==> flow/design.v <==
module Block(clk, en, rst, start, ballx, bally, x, y, hitx, topbotcol, LRcol);
input clk, en, rst, start;
input [9:0] ballx, bally, x, y;
output reg hitx, topbotcol, LRcol;
reg [3:0] S, NS;
parameter
Start = 4'd0,
init = 4'd1,
display = 4'd2,
hit = 4'd3,
tb = 4'd4,
lr = 4'd5;
always@(posedge clk or negedge rst)
begin
    if(rst == 1'b0)
        S <= Start;
    else if(en)
        S <= NS;
end
always@(*)
case(S)
    Start:
        NS = init;
    init:
        NS = display;
    display:
        if((ballx > x && ballx < x + 40 && bally == y) || (ballx > x && ballx < x + 40 && bally == y + 20))
            NS = tb;
        else if((bally > y && bally < y + 20 && (ballx == x || ballx == x + 1)) || (bally > y && bally < y + 20 && (ballx == x + 40 || ballx == x + 39)))
            NS = lr;
		  else
			   NS = display;
	 lr:
		NS = hit;
	 tb:
	   NS = hit;
    hit:
        NS = hit;
    default:
        NS = S;
endcase
always@(posedge clk or negedge rst)
begin
    if(rst == 1'b0)
    begin
        hitx <= 1'b0;
        topbotcol <= 1'b0;
        LRcol <= 1'b0;
    end
    else if(en)
    begin
        case(S)
            init:
				begin
                hitx <= 1'b0;
                topbotcol <= 1'b0;
                LRcol <= 1'b0;
				end
            display:
				begin
					 begin
                    hitx <= 1'b0;
					 end
				end
				tb:
				begin
                   topbotcol <= 1'b1;
                   hitx <= 1'b1;
				end
				lr:
				begin
                   LRcol <= 1'b1;
                   hitx <= 1'b1;
				end
            hit:
				begin
                topbotcol <= 1'b0;
                LRcol <= 1'b0;
                hitx <= 1'd1;
				end
        endcase
    end
end
endmodule
module Ballmove(rst, clk, clk60, start, topbotcol, LRcol, topbotcol2, LRcol2, topbotcol3, LRcol3, topbotcol4, LRcol4, topbotcol5, LRcol5, topbotcol6, LRcol6, topbotcol7, LRcol7, topbotcol8, LRcol8, topbotcol9, LRcol9, topbotcol10, LRcol10, topbotcol11, LRcol11, topbotcol12, LRcol12, topbotcol13, LRcol13, topbotcol14, LRcol14, topbotcol15, LRcol15, topbotcol16, LRcol16, ceilingcol, walcol, padcol, padAng, ballx, bally, L);
input rst, clk, clk60, start,topbotcol, LRcol, topbotcol2, LRcol2, topbotcol3, LRcol3, topbotcol4, LRcol4, topbotcol5, LRcol5, topbotcol6, LRcol6, topbotcol7, LRcol7, topbotcol8, LRcol8, topbotcol9, LRcol9, topbotcol10, LRcol10, topbotcol11, LRcol11, topbotcol12, LRcol12, topbotcol13, LRcol13, topbotcol14, LRcol14, topbotcol15, LRcol15, topbotcol16, LRcol16, padcol, ceilingcol, walcol;
input [2:0] padAng;
output reg [9:0] ballx, bally;
output reg L;
reg [3:0] S, NS;
reg [2:0] movex, movey;
reg UD;
reg [2:0] LR;
parameter
Start = 4'd0,
Startpos = 4'd1,
Startmove = 4'd2,
Move = 4'd3,
SwitchL = 4'd4,
SwitchR = 4'd8,
Switchy = 4'd5,
Padcol = 4'd6,
Done = 4'd7,
Startx = 10'd160,
Starty = 10'd100;
always@(posedge clk or negedge rst)
begin
    if(rst == 1'b0)
        S <= Start;
    else if(clk60)
        S <= NS;
end
always@(*)
begin
    case(S)
        Start:
            NS = Startpos;
        Startpos:
         if(start == 1'b0)
				NS = Startmove;
			else
				NS = Startpos;
		Startmove:
			NS = Move;
		Move:
			if(topbotcol == 1'b1 || topbotcol2 == 1'b1 || topbotcol3 == 1'b1 || topbotcol4 == 1'b1 || topbotcol5 == 1'b1 || topbotcol6 == 1'b1 || topbotcol7 == 1'b1 || topbotcol8 == 1'b1 || topbotcol9 == 1'b1 || topbotcol10 == 1'b1 || topbotcol11 == 1'b1 || topbotcol12 == 1'b1 || topbotcol13 == 1'b1 || topbotcol14 == 1'b1 || topbotcol15 == 1'b1 || topbotcol16 == 1'b1)
				NS = Switchy;
			else
			if(bally == 10'd1)
				NS = Switchy;
			else
			if(ballx == 10'd2)
				NS = SwitchL;
			else
			if(ballx == 10'd1)
				NS = SwitchL;
			else
			if(ballx == 10'd318)
				NS = SwitchR;
			else
			if(ballx == 10'd319)
				NS = SwitchR;
			else
			if(LRcol == 1'b1 || LRcol2 == 1'b1 || LRcol3 == 1'b1 || LRcol4 == 1'b1 || LRcol5 == 1'b1 || LRcol6 == 1'b1 || LRcol7 == 1'b1 || LRcol8 == 1'b1 || LRcol9 == 1'b1 || LRcol10 == 1'b1 || LRcol11 == 1'b1 || LRcol12 == 1'b1 || LRcol13 == 1'b1 || LRcol14 == 1'b1 || LRcol15 == 1'b1 || LRcol16 == 1'b1)
				NS = SwitchL;
			else
			if(padcol == 1'b1)
				NS = Padcol;
			else
			if(bally == 240)
				NS = Done;
			else
				NS = Move;
		Switchy:
			NS = Move;
		SwitchL:
			NS = Move;
		SwitchR:
			NS = Move;
		Padcol:
			NS = Move;
		Done:
			NS = Done;
		default:
			NS = S;
	endcase
end
always@(posedge clk or negedge rst)
begin
	if(rst == 1'b0)
	begin
		ballx <= 10'd160;
		bally <= 10'd100;
		UD <= 1'b0;
		LR <= 3'd0;
		L <= 1'b0;
		movex <= 3'd0;
		movey <= 3'd0;
	end
	else if(clk60)
	begin
		case(S)
			Start: 
			begin
				ballx <= 10'd160;
				bally <= 10'd100;
			end
			Startmove:
			begin
				movex <= 3'd0;
				movey <= 3'd1;
			end
			Move:
			begin
			if(UD == 1'b0 && LR == 3'd0)
			begin
				ballx <= ballx;
				bally <= bally + 1;
			end
			else if(UD == 1'b0 && LR == 3'd1)
			begin
				ballx <= ballx - 1;
				bally <= bally + 1;
			end
			else if(UD == 1'b0 && LR == 3'd2)
			begin
				ballx <= ballx - 2;
				bally <= bally + 1;
			end
			else if(UD == 1'b0 && LR == 3'd3)
			begin
				ballx <= ballx + 1;
				bally <= bally + 1;
			end
			else if(UD == 1'b0 && LR == 3'd4)
			begin
				ballx <= ballx + 2;
				bally <= bally + 1;
			end
			else if(UD == 1'b1 && LR == 3'd0)
			begin
				ballx <= ballx;
				bally <= bally - 1;
			end
			else if(UD == 1'b1 && LR == 3'd1)
			begin
				ballx <= ballx - 1;
				bally <= bally - 1;
			end
			else if(UD == 1'b1 && LR == 3'd2)
			begin
				ballx <= ballx - 2;
				bally <= bally - 1;
			end
			else if(UD == 1'b1 && LR == 3'd3)
			begin
				ballx <= ballx + 1;
				bally <= bally - 1;
			end
			else if(UD == 1'b1 && LR == 3'd4)
			begin
				ballx <= ballx + 2;
				bally <= bally - 1;
			end
			else
			begin
				bally <= ballx;
				bally <= bally;
			end
			end
			Switchy:
			begin
				if(UD == 1'b1)
				begin
					bally <= bally + 2;
					UD <= 1'b0;
				end
				else
				begin
					bally <= bally - 2;
					UD <= 1'b1;
				end
			end
			SwitchL:
			begin
				if(LR == 3'd1)
				begin
					ballx <= ballx + 2;
					LR <= 3'd3;
				end
				else if(LR == 3'd2)
				begin
					ballx <= ballx + 3;
					LR <= 3'd4;
				end
				else
				begin
					LR <= LR;
				end
			end
			SwitchR:
			begin
				if(LR == 3'd3)
				begin
					ballx <= ballx - 2;
					LR <= 3'd1;
				end
				else if(LR == 3'd4)
				begin
					ballx <= ballx - 3;
					LR <= 3'd2;
				end
				else
				begin
					LR <= LR;
				end
			end
			Padcol:
			begin
				bally <= bally - 1;
				UD <= 1'b1;
				case(padAng)
					3'd0:
					begin
						LR <= 3'd2;
					end
					3'd1:
					begin
						LR <= 3'd1;
					end
					3'd2:
					begin
						LR <= 3'd0;
					end
					3'd3:
					begin
						LR <= 3'd3;
					end
					3'd4:
					begin
						LR <= 3'd4;
					end
				endcase
			end
			Done:
			begin
				L <= 1'b1;
			end
		endcase
	end
end
endmodule
module Paddlemove(rst, clk, clk60, L, R, start, ballx, bally, padx, pady, Padcol, PadAng);
input rst, clk, clk60, L, R, start;
input [9:0] ballx, bally;
output reg Padcol;
output reg [2:0] PadAng;
output reg [9:0] padx, pady;
reg [3:0] S,NS;
parameter
PadW = 8'd80,
PadH = 5'd20,
PadStartX = 10'd100,
PadStartY = 10'd200,
ScreenW = 10'd320,
ScreenH = 10'd240,
Start = 4'd0,
Wait = 4'd1,
MoveL = 4'd2,
MoveR = 4'd3;
always@(posedge clk or negedge rst)
begin
    if(rst == 1'b0)
        S <= Start;
    else if(clk60)
        S <= NS;
end
always@(*)
    case(S)
        Start:
            if(start == 1'b0)
                NS = Wait;
            else
                NS = Start;
        Wait:
            if(L == 1'b0)
                NS = MoveL;
            else
            if(R == 1'b0)
                NS = MoveR;
            else
            if(L^~R == 1'b0)
                NS = Wait;
            else
                NS = Wait;
        MoveL:
            if(L == 1'b0)
                NS = MoveL;
            else
                NS = Wait;
        MoveR:
            if(R == 1'b0)
                NS = MoveR;
            else
                NS = Wait;
        default:
            NS = S;
    endcase
always@(posedge clk or negedge rst)
begin
    if(rst == 1'b0)
    begin
        padx <= PadStartX;
        pady <= PadStartY;
        Padcol <= 1'b0;
        PadAng <= 3'd0;
    end
    else if(clk60)
    begin
        case(S)
            Wait:
				begin
                if(ballx > padx && ballx < padx + 17 && bally == pady)
					 begin
                    Padcol <= 1'b1;
                    PadAng <= 3'd0;
					 end
                else
                if(ballx > padx + 16 && ballx < padx + 33 && bally == pady)
					 begin
                    Padcol <= 1'b1;
                    PadAng <= 3'd1;
					 end
                else
                if(ballx > padx + 32 && ballx < padx + 49 && bally == pady)
					 begin
                    Padcol <= 1'b1;
                    PadAng <= 3'd2;
					 end
                else
                if(ballx > padx + 48 && ballx < padx + 65 && bally == pady)
					 begin
                    Padcol <= 1'b1;
                    PadAng <= 3'd3;
					 end
                else
                if(ballx > padx + 64 && ballx < padx + 80 && bally == pady)
					 begin
                    Padcol <= 1'b1;
                    PadAng <= 3'd4;
					 end
                else
					 begin
                    padx <= padx;
                    Padcol <= 1'b0;
					 end
            end
            MoveL:
				begin
                if(ballx > padx && ballx < padx + 17 && bally == pady)
					 begin
                    Padcol <= 1'b1;
                    PadAng <= 3'd0;
					 end
                else
                if(ballx > padx + 16 && ballx < padx + 33 && bally == pady)
					 begin
                    Padcol <= 1'b1;
                    PadAng <= 3'd1;
					 end
                else
                if(ballx > padx + 32 && ballx < padx + 49 && bally == pady)
					 begin
                    Padcol <= 1'b1;
                    PadAng <= 3'd2;
					 end
                else
                if(ballx > padx + 48 && ballx < padx + 65 && bally == pady)
					 begin
                    Padcol <= 1'b1;
                    PadAng <= 3'd3;
					 end
                else
                if(ballx > padx + 64 && ballx < padx + 80 && bally == pady)
					 begin
                    Padcol <= 1'b1;
                    PadAng <= 3'd4;
					 end
                else
                if(padx == 10'd0)
					 begin
                    padx <= padx;
					 end
                else
					 begin
                    padx <= padx - 1;
                    Padcol <= 1'b0;
					 end
				end
            MoveR:
				begin
                if(ballx > padx && ballx < padx + 17 && bally == pady)
					 begin
                    Padcol <= 1'b1;
                    PadAng <= 3'd0;
					 end
                else
                if(ballx > padx + 16 && ballx < padx + 33 && bally == pady)
					 begin
                    Padcol <= 1'b1;
                    PadAng <= 3'd1;
					 end
                else
                if(ballx > padx + 32 && ballx < padx + 49 && bally == pady)
					 begin
                    Padcol <= 1'b1;
                    PadAng <= 3'd2;
					 end
                else
                if(ballx > padx + 48 && ballx < padx + 65 && bally == pady)
					 begin
                    Padcol <= 1'b1;
                    PadAng <= 3'd3;
					 end
                else
                if(ballx > padx + 64 && ballx < padx + 80 && bally == pady)
					 begin
                    Padcol <= 1'b1;
                    PadAng <= 3'd4;
					 end
                else
                if(padx == 10'd240)
					 begin
                    padx <= padx;
					 end
                else
					 begin
                    padx <= padx + 1;
                    Padcol <= 1'b0;
					 end
				end
            endcase
		end
	end
endmodule
module Display(clk, rst, x, y, ballx, bally, paddlex, paddley, block1x, block1y, block2x, block2y, block3x, block3y, block4x, block4y, block5x, block5y, block6x, block6y, block7x, block7y, block8x, block8y, block9x, block9y, block10x, block10y, block11x, block11y, block12x, block12y, block13x, block13y, block14x, block14y, block15x, block15y, block16x, block16y, hit1, hit2, hit3, hit4, hit5, hit6, hit7, hit8, hit9, hit10, hit11, hit12, hit13, hit14, hit15, hit16, start, done, L, W, color);
input clk, rst, start, hit1, hit2, hit3, hit4, hit5, hit6, hit7, hit8, hit9, hit10, hit11, hit12, hit13, hit14, hit15, hit16, done, W, L;
input [9:0] x, y, ballx, bally, paddlex, paddley, block1x, block1y, block2x, block2y, block3x, block3y, block4x, block4y, block5x, block5y, block6x, block6y, block7x, block7y, block8x, block8y, block9x, block9y, block10x, block10y, block11x, block11y, block12x, block12y, block13x, block13y, block14x, block14y, block15x, block15y, block16x, block16y;
output reg [2:0] color;
reg [8:0] shift;
reg [7:0] S, NS;
parameter
Start = 8'd0,
xypos = 8'd1,
black = 8'd2,
colour = 8'd3,
white = 8'd4,
Begin = 8'd5,
Win = 8'd6,
Loss = 8'd7;
always@(posedge clk or negedge rst)
begin
	if(rst == 1'b0)
		S<= Start;
	else 
		S<= NS;
end
always@(*)
begin
case(S)
	Start:
		if(start == 1'b0)
			NS = xypos;
		else
			NS = Start;
	xypos:
		if((x > paddlex && x < paddlex + 80 && y < paddley + 10 && y > paddley) || (x > ballx - 2 && x < ballx + 2 && y > bally - 2 && y < bally + 2) && L == 1'b0 && W == 1'b0)
			NS = black;
		else if(x > block1x && x < block1x + 40 && y > block1y && y < block1y + 20 && hit1 == 1'b0 && L == 1'b0 && W == 1'b0)
			NS = colour;
		else if(x > block2x && x < block2x + 40 && y > block2y && y < block2y + 20 && hit2 == 1'b0 && L == 1'b0 && W == 1'b0)
			NS = colour;
		else if(x > block3x && x < block3x + 40 && y > block3y && y < block3y + 20 && hit3 == 1'b0 && L == 1'b0 && W == 1'b0)
			NS = colour;
		else if(x > block4x && x < block4x + 40 && y > block4y && y < block4y + 20 && hit4 == 1'b0 && L == 1'b0 && W == 1'b0)
			NS = colour;
		else if(x > block5x && x < block5x + 40 && y > block5y && y < block5y + 20 && hit5 == 1'b0 && L == 1'b0 && W == 1'b0)
			NS = colour;
		else if(x > block6x && x < block6x + 40 && y > block6y && y < block6y + 20 && hit6 == 1'b0 && L == 1'b0 && W == 1'b0)
			NS = colour;
		else if(x > block7x && x < block7x + 40 && y > block7y && y < block7y + 20 && hit7 == 1'b0 && L == 1'b0 && W == 1'b0)
			NS = colour;
		else if(x > block8x && x < block8x + 40 && y > block8y && y < block8y + 20 && hit8 == 1'b0 && L == 1'b0 && W == 1'b0)
			NS = colour;
		else if(x > block9x && x < block9x + 40 && y > block9y && y < block9y + 20 && hit9 == 1'b0 && L == 1'b0 && W == 1'b0)
			NS = colour;
		else if(x > block10x && x < block10x + 40 && y > block10y && y < block10y + 20 && hit10 == 1'b0 && L == 1'b0 && W == 1'b0)
			NS = colour;
		else if(x > block11x && x < block11x + 40 && y > block11y && y < block11y + 20 && hit11 == 1'b0 && L == 1'b0 && W == 1'b0)
			NS = colour;
		else if(x > block12x && x < block12x + 40 && y > block12y && y < block12y + 20 && hit12 == 1'b0 && L == 1'b0 && W == 1'b0)
			NS = colour;
		else if(x > block13x && x < block13x + 40 && y > block13y && y < block13y + 20 && hit13 == 1'b0 && L == 1'b0 && W == 1'b0)
			NS = colour;
		else if(x > block14x && x < block14x + 40 && y > block14y && y < block14y + 20 && hit14 == 1'b0 && L == 1'b0 && W == 1'b0)
			NS = colour;
		else if(x > block15x && x < block15x + 40 && y > block15y && y < block15y + 20 && hit15 == 1'b0 && L == 1'b0 && W == 1'b0)
			NS = colour;
		else if(x > block16x && x < block16x + 40 && y > block16y && y < block16y + 20 && hit16 == 1'b0 && L == 1'b0 && W == 1'b0)
			NS = colour;
		else if(L == 1'b1)
			NS = Loss;
		else if(W == 1'b1)
			NS = Win;
		else 
			NS = white;
	black:
		NS = xypos;
	colour:
		NS = xypos;
	white:
		NS = xypos;
	Win:
		NS = xypos;
	Loss:
		NS = xypos;
	default:
		NS = S;
endcase
end
always@(posedge clk or negedge rst)
begin
	if(rst == 1'b0)
	begin
		color <= 3'b111;
	end
	else
	begin
		case (S)
			Start:
			begin
			color <= 3'b000;
			end
			black:
			begin
			color <= 3'b001;
			end
			colour:
			begin
			color <= 3'b010;
			end
			white:
			begin
			color <= 3'b011;
			end
			Win:
			begin
			color <= 3'b100;
			end
			Loss:
			begin
			color <= 3'b101;
			end
			default:
			begin
			color <= 3'b111;
			end
		endcase
	end
end
endmodule
module BreakoutControl(clk_50, strt, rst, L, R, tick, color, pix_x, pix_y, ball_x, ball_y, pad_x, bricks, win, lose);
input clk_50;
input strt, rst, L, R;
input tick;
output [2:0] color;
output [8:0] pix_x;
output [7:0] pix_y;
output [9:0] ball_x;
output [9:0] ball_y;
output [9:0] pad_x;
output [15:0] bricks;
output win, lose;
parameter 
Start = 4'd0,
Play = 4'd1,
Win = 4'd2,
Lose = 4'd3,
block1x = 10'd1,
block1y = 10'd50,
block2x = 10'd41,
block2y = 10'd50,
block3x = 10'd81,
block3y = 10'd50,
block4x = 10'd121,
block4y = 10'd50,
block5x = 10'd161,
block5y = 10'd50,
block6x = 10'd201,
block6y = 10'd50,
block7x = 10'd241,
block7y = 10'd50,
block8x = 10'd281,
block8y = 10'd50,
block9x = 10'd1,
block9y = 10'd19,
block10x = 10'd41,
block10y = 10'd19,
block11x = 10'd81,
block11y = 10'd19,
block12x = 10'd121,
block12y = 10'd19,
block13x = 10'd161,
block13y = 10'd19,
block14x = 10'd201,
block14y = 10'd19,
block15x = 10'd241,
block15y = 10'd19,
block16x = 10'd281,
block16y = 10'd19;
wire [2:0] color;
reg [3:0] S,NS;
reg W, done, start_state, ph25; 
reg [9:0] x, y;
wire [9:0] ballx, bally, padx, pady;
wire [2:0] PadAng;
wire padcol, topbotcol, LRcol, topbotcol2, LRcol2, topbotcol3, LRcol3, topbotcol4, LRcol4, topbotcol5, LRcol5, topbotcol6, LRcol6, topbotcol7, LRcol7, topbotcol8, LRcol8, topbotcol9, LRcol9, topbotcol10, LRcol10, topbotcol11, LRcol11, topbotcol12, LRcol12, topbotcol13, LRcol13, topbotcol14, LRcol14, topbotcol15, LRcol15, topbotcol16, LRcol16, ceilingcol, walcol, Lo;
wire Hit1, Hit2, Hit3, Hit4, Hit5, Hit6, Hit7, Hit8, Hit9, Hit10, Hit11, Hit12, Hit13, Hit14, Hit15, Hit16;
wire clk60;
assign clk60 = tick;
Paddlemove pad(rst, clk_50, clk60, L, R, strt, ballx, bally, padx, pady, padcol, PadAng);
Block blk1(clk_50, clk60, rst, strt, ballx, bally, block1x, block1y, Hit1, topbotcol, LRcol);
Block blk2(clk_50, clk60, rst, strt, ballx, bally, block2x, block2y, Hit2, topbotcol2, LRcol2);
Block blk3(clk_50, clk60, rst, strt, ballx, bally, block3x, block3y, Hit3, topbotcol3, LRcol3);
Block blk4(clk_50, clk60, rst, strt, ballx, bally, block4x, block4y, Hit4, topbotcol4, LRcol4);
Block blk5(clk_50, clk60, rst, strt, ballx, bally, block5x, block5y, Hit5, topbotcol5, LRcol5);
Block blk6(clk_50, clk60, rst, strt, ballx, bally, block6x, block6y, Hit6, topbotcol6, LRcol6);
Block blk7(clk_50, clk60, rst, strt, ballx, bally, block7x, block7y, Hit7, topbotcol7, LRcol7);
Block blk8(clk_50, clk60, rst, strt, ballx, bally, block8x, block8y, Hit8, topbotcol8, LRcol8);
Block blk9(clk_50, clk60, rst, strt, ballx, bally, block9x, block9y, Hit9, topbotcol9, LRcol9);
Block blk10(clk_50, clk60, rst, strt, ballx, bally, block10x, block10y, Hit10, topbotcol10, LRcol10);
Block blk11(clk_50, clk60, rst, strt, ballx, bally, block11x, block11y, Hit11, topbotcol11, LRcol11);
Block blk12(clk_50, clk60, rst, strt, ballx, bally, block12x, block12y, Hit12, topbotcol12, LRcol12);
Block blk13(clk_50, clk60, rst, strt, ballx, bally, block13x, block13y, Hit13, topbotcol13, LRcol13);
Block blk14(clk_50, clk60, rst, strt, ballx, bally, block14x, block14y, Hit14, topbotcol14, LRcol14);
Block blk15(clk_50, clk60, rst, strt, ballx, bally, block15x, block15y, Hit15, topbotcol15, LRcol15);
Block blk16(clk_50, clk60, rst, strt, ballx, bally, block16x, block16y, Hit16, topbotcol16, LRcol16);
Ballmove ball(rst, clk_50, clk60, strt, topbotcol, LRcol, topbotcol2, LRcol2, topbotcol3, LRcol3, topbotcol4, LRcol4, topbotcol5, LRcol5, topbotcol6, LRcol6, topbotcol7, LRcol7, topbotcol8, LRcol8, topbotcol9, LRcol9, topbotcol10, LRcol10, topbotcol11, LRcol11, topbotcol12, LRcol12, topbotcol13, LRcol13, topbotcol14, LRcol14, topbotcol15, LRcol15, topbotcol16, LRcol16, ceilingcol, walcol, padcol, PadAng, ballx, bally, Lo);
Display dis(clk_50, rst, x, y, ballx, bally, padx, pady, block1x, block1y, block2x, block2y, block3x, block3y, block4x, block4y, block5x, block5y, block6x, block6y, block7x, block7y, block8x, block8y, block9x, block9y, block10x, block10y, block11x, block11y, block12x, block12y, block13x, block13y, block14x, block14y, block15x, block15y, block16x, block16y, Hit1, Hit2, Hit3, Hit4, Hit5, Hit6, Hit7, Hit8, Hit9, Hit10, Hit11, Hit12, Hit13, Hit14, Hit15, Hit16, strt, done, Lo, W, color);
assign pix_x = x[8:0];
assign pix_y = y[7:0];
assign ball_x = ballx;
assign ball_y = bally;
assign pad_x = padx;
assign bricks = {Hit16, Hit15, Hit14, Hit13, Hit12, Hit11, Hit10, Hit9, Hit8, Hit7, Hit6, Hit5, Hit4, Hit3, Hit2, Hit1};
assign win = W;
assign lose = Lo;
always @(posedge clk_50 or negedge rst) begin
	if (rst == 1'b0) begin
		ph25 <= 0;
	end else begin
		ph25 <= ~ph25;
	end
end
always @(posedge clk_50 or negedge rst) begin
	if (rst == 1'b0) begin
		x <= 0;
		y <= 0;
	end else if (ph25 == 1'b0) begin
		if (x == 10'd320) begin
			x <= 0;
			if (y == 10'd240) begin
				y <= 0;
			end else begin
				y <= y + 10'd1;
			end
		end else begin
			x <= x + 10'd1;
		end
	end
end
always@(posedge clk_50 or negedge rst)
begin
	if(rst == 1'b0)
		S<= Start;
	else 
		S<= NS;
end
always@(*)
begin
case(S)
	Start:
		if(strt == 1'b0)
			NS = Play;
		else 
			NS = Start;
	Play:
		if(Hit1 == 1'b1 && Hit2 == 1'b1 && Hit3 == 1'b1 && Hit4 == 1'b1 && Hit5 == 1'b1 && Hit6 == 1'b1 && Hit7 == 1'b1 && Hit8 == 1'b1 && Hit9 == 1'b1 && Hit10 == 1'b1 && Hit11 == 1'b1 && Hit12 == 1'b1 && Hit13 == 1'b1 && Hit14 == 1'b1 && Hit15 == 1'b1 && Hit16 == 1'b1)
			NS = Win;
		else 
			if(Lo == 1'b1)
				NS = Lose;
			else
			NS = Play;
	Win:
		NS = Win;
	Lose: 
		NS = Lose;
	default:
		NS = S;
endcase
end
always@(posedge clk_50 or negedge rst)
begin
	if(rst == 1'b0)
	begin 
		done <= 1'b0;
		W <= 1'b0;
		start_state <= 1'b1;
	end
	else 
	begin
		case (S)
			Start:
			begin
				done <= 1'b0;
				W <= 1'b0;
			end
			Win:
			begin
				W <= 1'b1;
			end
		endcase
	end
end
endmodule	
== Reports on BreakoutControl ==
What the tools print for BreakoutControl, step after step.
Line numbers count from 1 in the design file above.
A cell with -- has no value.
Set-up
  top module: BreakoutControl
  clock: clk_50
  cell library: sky130hd
  timing corner: tt_025C_1v80

== Word-level counts ==
Source: Yosys, flattened and elaborated, memories not mapped. Widths are those after wreduce. Registers that Yosys merges into a memory's read port (data or address) are not register bits. Print and check cells do not count.
Storage and ports
  output and inout bits: 68
  cells after elaboration: 1069
  register bits: 196
  bits of input ports: 6
Cells by class
  add/subtract/negate cells: 23
  reductions and logical operators: 508
  eq/ne operators: 167
  order comparisons: 58
  bitwise logic cells: 20
  multiplexer cells: 212
Operators with widths (count)
  10-bit 2-to-1 mux: 39
  4-bit parallel mux with 4-bit select: 18
  1-bit logical AND: 205
  10-bit by 32-bit > comparator with 1-bit output: 6
  10-bit by 32-bit < comparator with 1-bit output: 6
  4-bit by 2-bit equality test with 1-bit output with constant B: 38
  4-bit by 3-bit equality test with 1-bit output with constant B: 36
  8-bit 2-to-1 mux: 18
  2-bit AND reduction: 69
  10-bit by 8-bit equality test with 1-bit output with constant B: 13
  2-bit nonzero test: 51
  4-bit 2-to-1 mux: 25
  1-bit parallel mux with 2-bit select: 50
  3-bit 2-to-1 mux: 27
  10-bit by 9-bit equality test with 1-bit output with constant B: 8
  4-bit nonzero test: 20
  10-bit parallel mux with 4-bit select: 2
  1-bit logical OR: 79
  4-bit by 1-bit equality test with 1-bit output with constant B: 19
  4-bit logical NOT: 19
  10-bit by 7-bit equality test with 1-bit output with constant B: 7
  10-bit by 8-bit > comparator with 1-bit output with constant B: 7
  10-bit by 8-bit < comparator with 1-bit output with constant B: 7
  2-bit OR reduction: 32
  10-bit by 7-bit < comparator with 1-bit output with constant B: 6
  3-bit OR reduction: 17
  10-bit by 1-bit adder with 10-bit output with constant B: 5
  10-bit by 6-bit equality test with 1-bit output with constant B: 5
Other operator kinds: 55; their cells: 154.

== Logic depth ==
Longest topological path by Yosys (ltp), each cell counted once; first at word level (registers and memories cut), then after technology mapping (sequential cells cut; the memories' decode and read muxes count).
Logic depth
  depth after elaboration: 25
  ABC_AREA: 0
  mapped depth: 17
  gate-level depth less buffers: 15

== After synthesis ==
Yosys stat after the flow's synthesis: flattened, memories mapped to cells. It holds for the ABC_AREA given above (unset counts as 0); a run with the other value may have another netlist.
The area totals of this step are shown rounded.
Synthesis totals
  flip-flop cells: 235
  sequential area: 5920 µm²
  standard cells after synthesis: 2025
  buffer cells: 136
  synthesis area: 17300 µm²
Cells by type
  sky130_fd_sc_hd__dfrtp_1: count 202, total area 5.05E+03 µm²
  sky130_fd_sc_hd__ha_1: count 154, total area 1.93E+03 µm²
  sky130_fd_sc_hd__dfstp_2: count 33, total area 867.082 µm²
  sky130_fd_sc_hd__o21ai_0: count 157, total area 785.754 µm²
  sky130_fd_sc_hd__xnor2_1: count 87, total area 761.981 µm²
  sky130_fd_sc_hd__nand2_1: count 187, total area 701.923 µm²
  sky130_fd_sc_hd__a21oi_1: count 122, total area 610.586 µm²
  sky130_fd_sc_hd__nor2_1: count 159, total area 596.822 µm²
  sky130_fd_sc_hd__inv_1: count 94, total area 352.838 µm²
  sky130_fd_sc_hd__o21a_1: count 41, total area 307.795 µm²
  sky130_fd_sc_hd__clkbuf_1: count 81, total area 304.042 µm²
  sky130_fd_sc_hd__nand3_1: count 59, total area 295.283 µm²
  sky130_fd_sc_hd__buf_4: count 34, total area 255.245 µm²
  sky130_fd_sc_hd__mux2_2: count 20, total area 225.216 µm²
  sky130_fd_sc_hd__nor2b_1: count 36, total area 225.216 µm²
  sky130_fd_sc_hd__nand4_1: count 34, total area 212.704 µm²
  sky130_fd_sc_hd__nor3_1: count 42, total area 210.202 µm²
  sky130_fd_sc_hd__o31ai_1: count 28, total area 210.202 µm²
Other cell types: 65; their cells: 455.
By module: a second synthesis without flattening, with its own total; a netlist apart from the flattened one above.
Unflattened totals
  cell total of the unflattened synthesis: 7654
  area (unflattened synthesis): 59800 µm²
Each row is one instance without its submodules.
By module
  Block: cells 255, area 1970 µm², times used 16, sequential area 226 µm²
  Display: cells 2493, area 19300 µm², times used 1, sequential area 255 µm²
  Ballmove: cells 486, area 3880 µm², times used 1, sequential area 910 µm²
  Paddlemove: cells 432, area 3590 µm², times used 1, sequential area 455 µm²
  BreakoutControl: cells 163, area 1530 µm², times used 1, sequential area 627 µm²

== Timing after synthesis ==
Source: OpenSTA report_checks on the synthesized netlist (no wires, ideal clock, input and output delay 20% of the period each), path of least setup slack; recovery checks are left aside. Register names are those of the netlist, which keeps one name where synthesis merged equal registers.
Path after synthesis
  path type: reg2reg
  start: reg ball.bally[1]
  end: reg dis.S
  data required time: 9.880 ns
  clock period: 10.0 ns
  stages: 16
  time at the first pin: 0.000 ns
  path delay: 3.764 ns
  data arrival time: 3.644 ns
  buffers on the path: 0
  library setup time: 0.120 ns
  path slack: 6.236 ns
  period reached after synthesis: 3.764 ns
"path delay" = arrival - input delay + setup time.
"stages": output pins that drive a net of the path, with the launching flip-flop's if there is one; two outputs of one cell count as two.
"period reached after synthesis" is the clock period less the worst setup slack; recovery checks do not enter. This is arithmetic on one report: input and output delays are still those of the set period (20% each).
Where an end lacks its bit number, it is one bit of the signal, or one of the new flip-flops if synthesis recoded a state register.
A register here has more assigning lines than the two given.
Between the ends, after synthesis
  path through: sky130_fd_sc_hd__dfrtp_1 -> sky130_fd_sc_hd__inv_1 -> sky130_fd_sc_hd__ha_1 -> sky130_fd_sc_hd__nand2_1 -> sky130_fd_sc_hd__or3_1 -> sky130_fd_sc_hd__or3_1 -> sky130_fd_sc_hd__xor2_1 -> sky130_fd_sc_hd__ha_1 -> sky130_fd_sc_hd__o21a_1 -> sky130_fd_sc_hd__o22ai_1 -> sky130_fd_sc_hd__a2111oi_0 -> sky130_fd_sc_hd__nand3_1 -> sky130_fd_sc_hd__a31o_2 -> sky130_fd_sc_hd__a221oi_1 -> sky130_fd_sc_hd__a211oi_1 -> sky130_fd_sc_hd__and3b_1
Ends and longest elaborated chain, after synthesis
  start, declared: RTL line 88  | output reg [9:0] ballx, bally;
  start, assigned: RTL line 198  | bally <= bally + 1;
  start, assigned: RTL line 203  | bally <= bally + 1;
  end, assigned: RTL line 544  | S<= Start;
  end, assigned: RTL line 546  | S<= NS;
  end, declared: RTL line 531  | reg [7:0] S, NS;
No chain of elaborated cells between the ends is given.

== Worst path after layout ==
Path of least setup slack in the final report of stored run 1 (OpenROAD, finished layout, wires in). Where an end is a register, its clock arrival counts in the times.
Path post-layout
  path type: reg2reg
  start: reg pad.padx[5]
  end: reg pad.padx[9]
  data arrival time: 4.85 ns
  path slack: 0.40 ns
  clock period: 4.75 ns
  stages: 15
  buffers on the path: 0
  library setup time: 0.08 ns
  data required time: 5.24 ns
  time at the first pin: 0.57 ns
The rows between start and end are the longest chain of elaborated cells between them; the timing report does not say that the signal goes this way. Where chains are equally long, one stands for them.
A line is the first line of the expression or statement that the cell stems from. Yosys adds cells for indexed reads and writes and turns some case tables into memories.
A register here has more assigning lines than the two given.
Between the ends, post-layout
  path through: sky130_fd_sc_hd__dfstp_2 -> sky130_fd_sc_hd__inv_1 -> sky130_fd_sc_hd__ha_1 -> sky130_fd_sc_hd__a21oi_1 -> sky130_fd_sc_hd__nor2_1 -> sky130_fd_sc_hd__xnor2_1 -> sky130_fd_sc_hd__ha_1 -> sky130_fd_sc_hd__a21oi_1 -> sky130_fd_sc_hd__nor4b_1 -> sky130_fd_sc_hd__mux2_2 -> sky130_fd_sc_hd__a211oi_1 -> sky130_fd_sc_hd__a32o_1 -> sky130_fd_sc_hd__nor4_4 -> sky130_fd_sc_hd__a21boi_2 -> sky130_fd_sc_hd__xnor2_1
  length of the longest elaborated chain: 10
  elaborated cells on any way between the ends: 59
  classes of those cells: add/sub (11); compare (10); eq/ne (13); mux (13); reduce/logical (12)
Ends and longest elaborated chain, post-layout
  start, declared: RTL line 338  | output reg [9:0] padx, pady;
  start, assigned: RTL line 393  | padx <= PadStartX;
  start, assigned: RTL line 434  | padx <= padx;
  10-bit by 7-bit adder with 11-bit output: RTL line 506  | if(ballx > padx + 64 && ballx < padx + 80 && bally == pady)
  10-bit by 32-bit > comparator with 1-bit output: RTL line 506
  1-bit logical AND (2 in a row): RTL line 506
  10-bit 2-to-1 mux: RTL line 506
  10-bit 2-to-1 mux: RTL line 500  | if(ballx > padx + 48 && ballx < padx + 65 && bally == pady)
  10-bit 2-to-1 mux: RTL line 494  | if(ballx > padx + 32 && ballx < padx + 49 && bally == pady)
  10-bit 2-to-1 mux: RTL line 488  | if(ballx > padx + 16 && ballx < padx + 33 && bally == pady)
  10-bit 2-to-1 mux: RTL line 482  | if(ballx > padx && ballx < padx + 17 && bally == pady)
  10-bit parallel mux with 2-bit select: RTL line 400  | case(S)
  end, assigned: RTL line 393
  end, assigned: RTL line 434
  end, declared: RTL line 338

Settings and measured results of 2 stored flow runs for module BreakoutControl (sky130hd), not sorted in any way. The constraints put input and output delay at 20% of the set period each and load the outputs with 0.01 pF.
"achieved clock period": clock period set for the run, less the worst setup slack. It is reckoned from that one timing run; input and output delays stay at 20% of the period that was set.
The results are shown rounded.
[stored run 1] settings: CORE_UTILIZATION=40, period_ns=4.75, CAP_MARGIN=20, CORE_MARGIN=2, SLEW_MARGIN=20
[stored run 1] result: chip area after synthesis (Yosys) 17300 µm², die area 45000 µm², standard-cell area of the final layout 19400 µm², utilization 0.452, worst setup slack after layout 0.395 ns, total negative slack 0.000 ns, worst hold slack 0.463 ns, achieved clock period 4.355 ns
[stored run 2] settings: CORE_ASPECT_RATIO=0.51, CORE_UTILIZATION=71, CTS_CLUSTER_DIAMETER=388, MAX_ROUTING_LAYER=met4, MIN_ROUTING_LAYER=met2, PLACE_DENSITY_LB_ADDON=0.08, SETUP_SLACK_MARGIN=1.12, period_ns=4.01, CAP_MARGIN=20, CORE_MARGIN=2, SLEW_MARGIN=20
[stored run 2] result: did not finish, routing stopped with GRT-0116
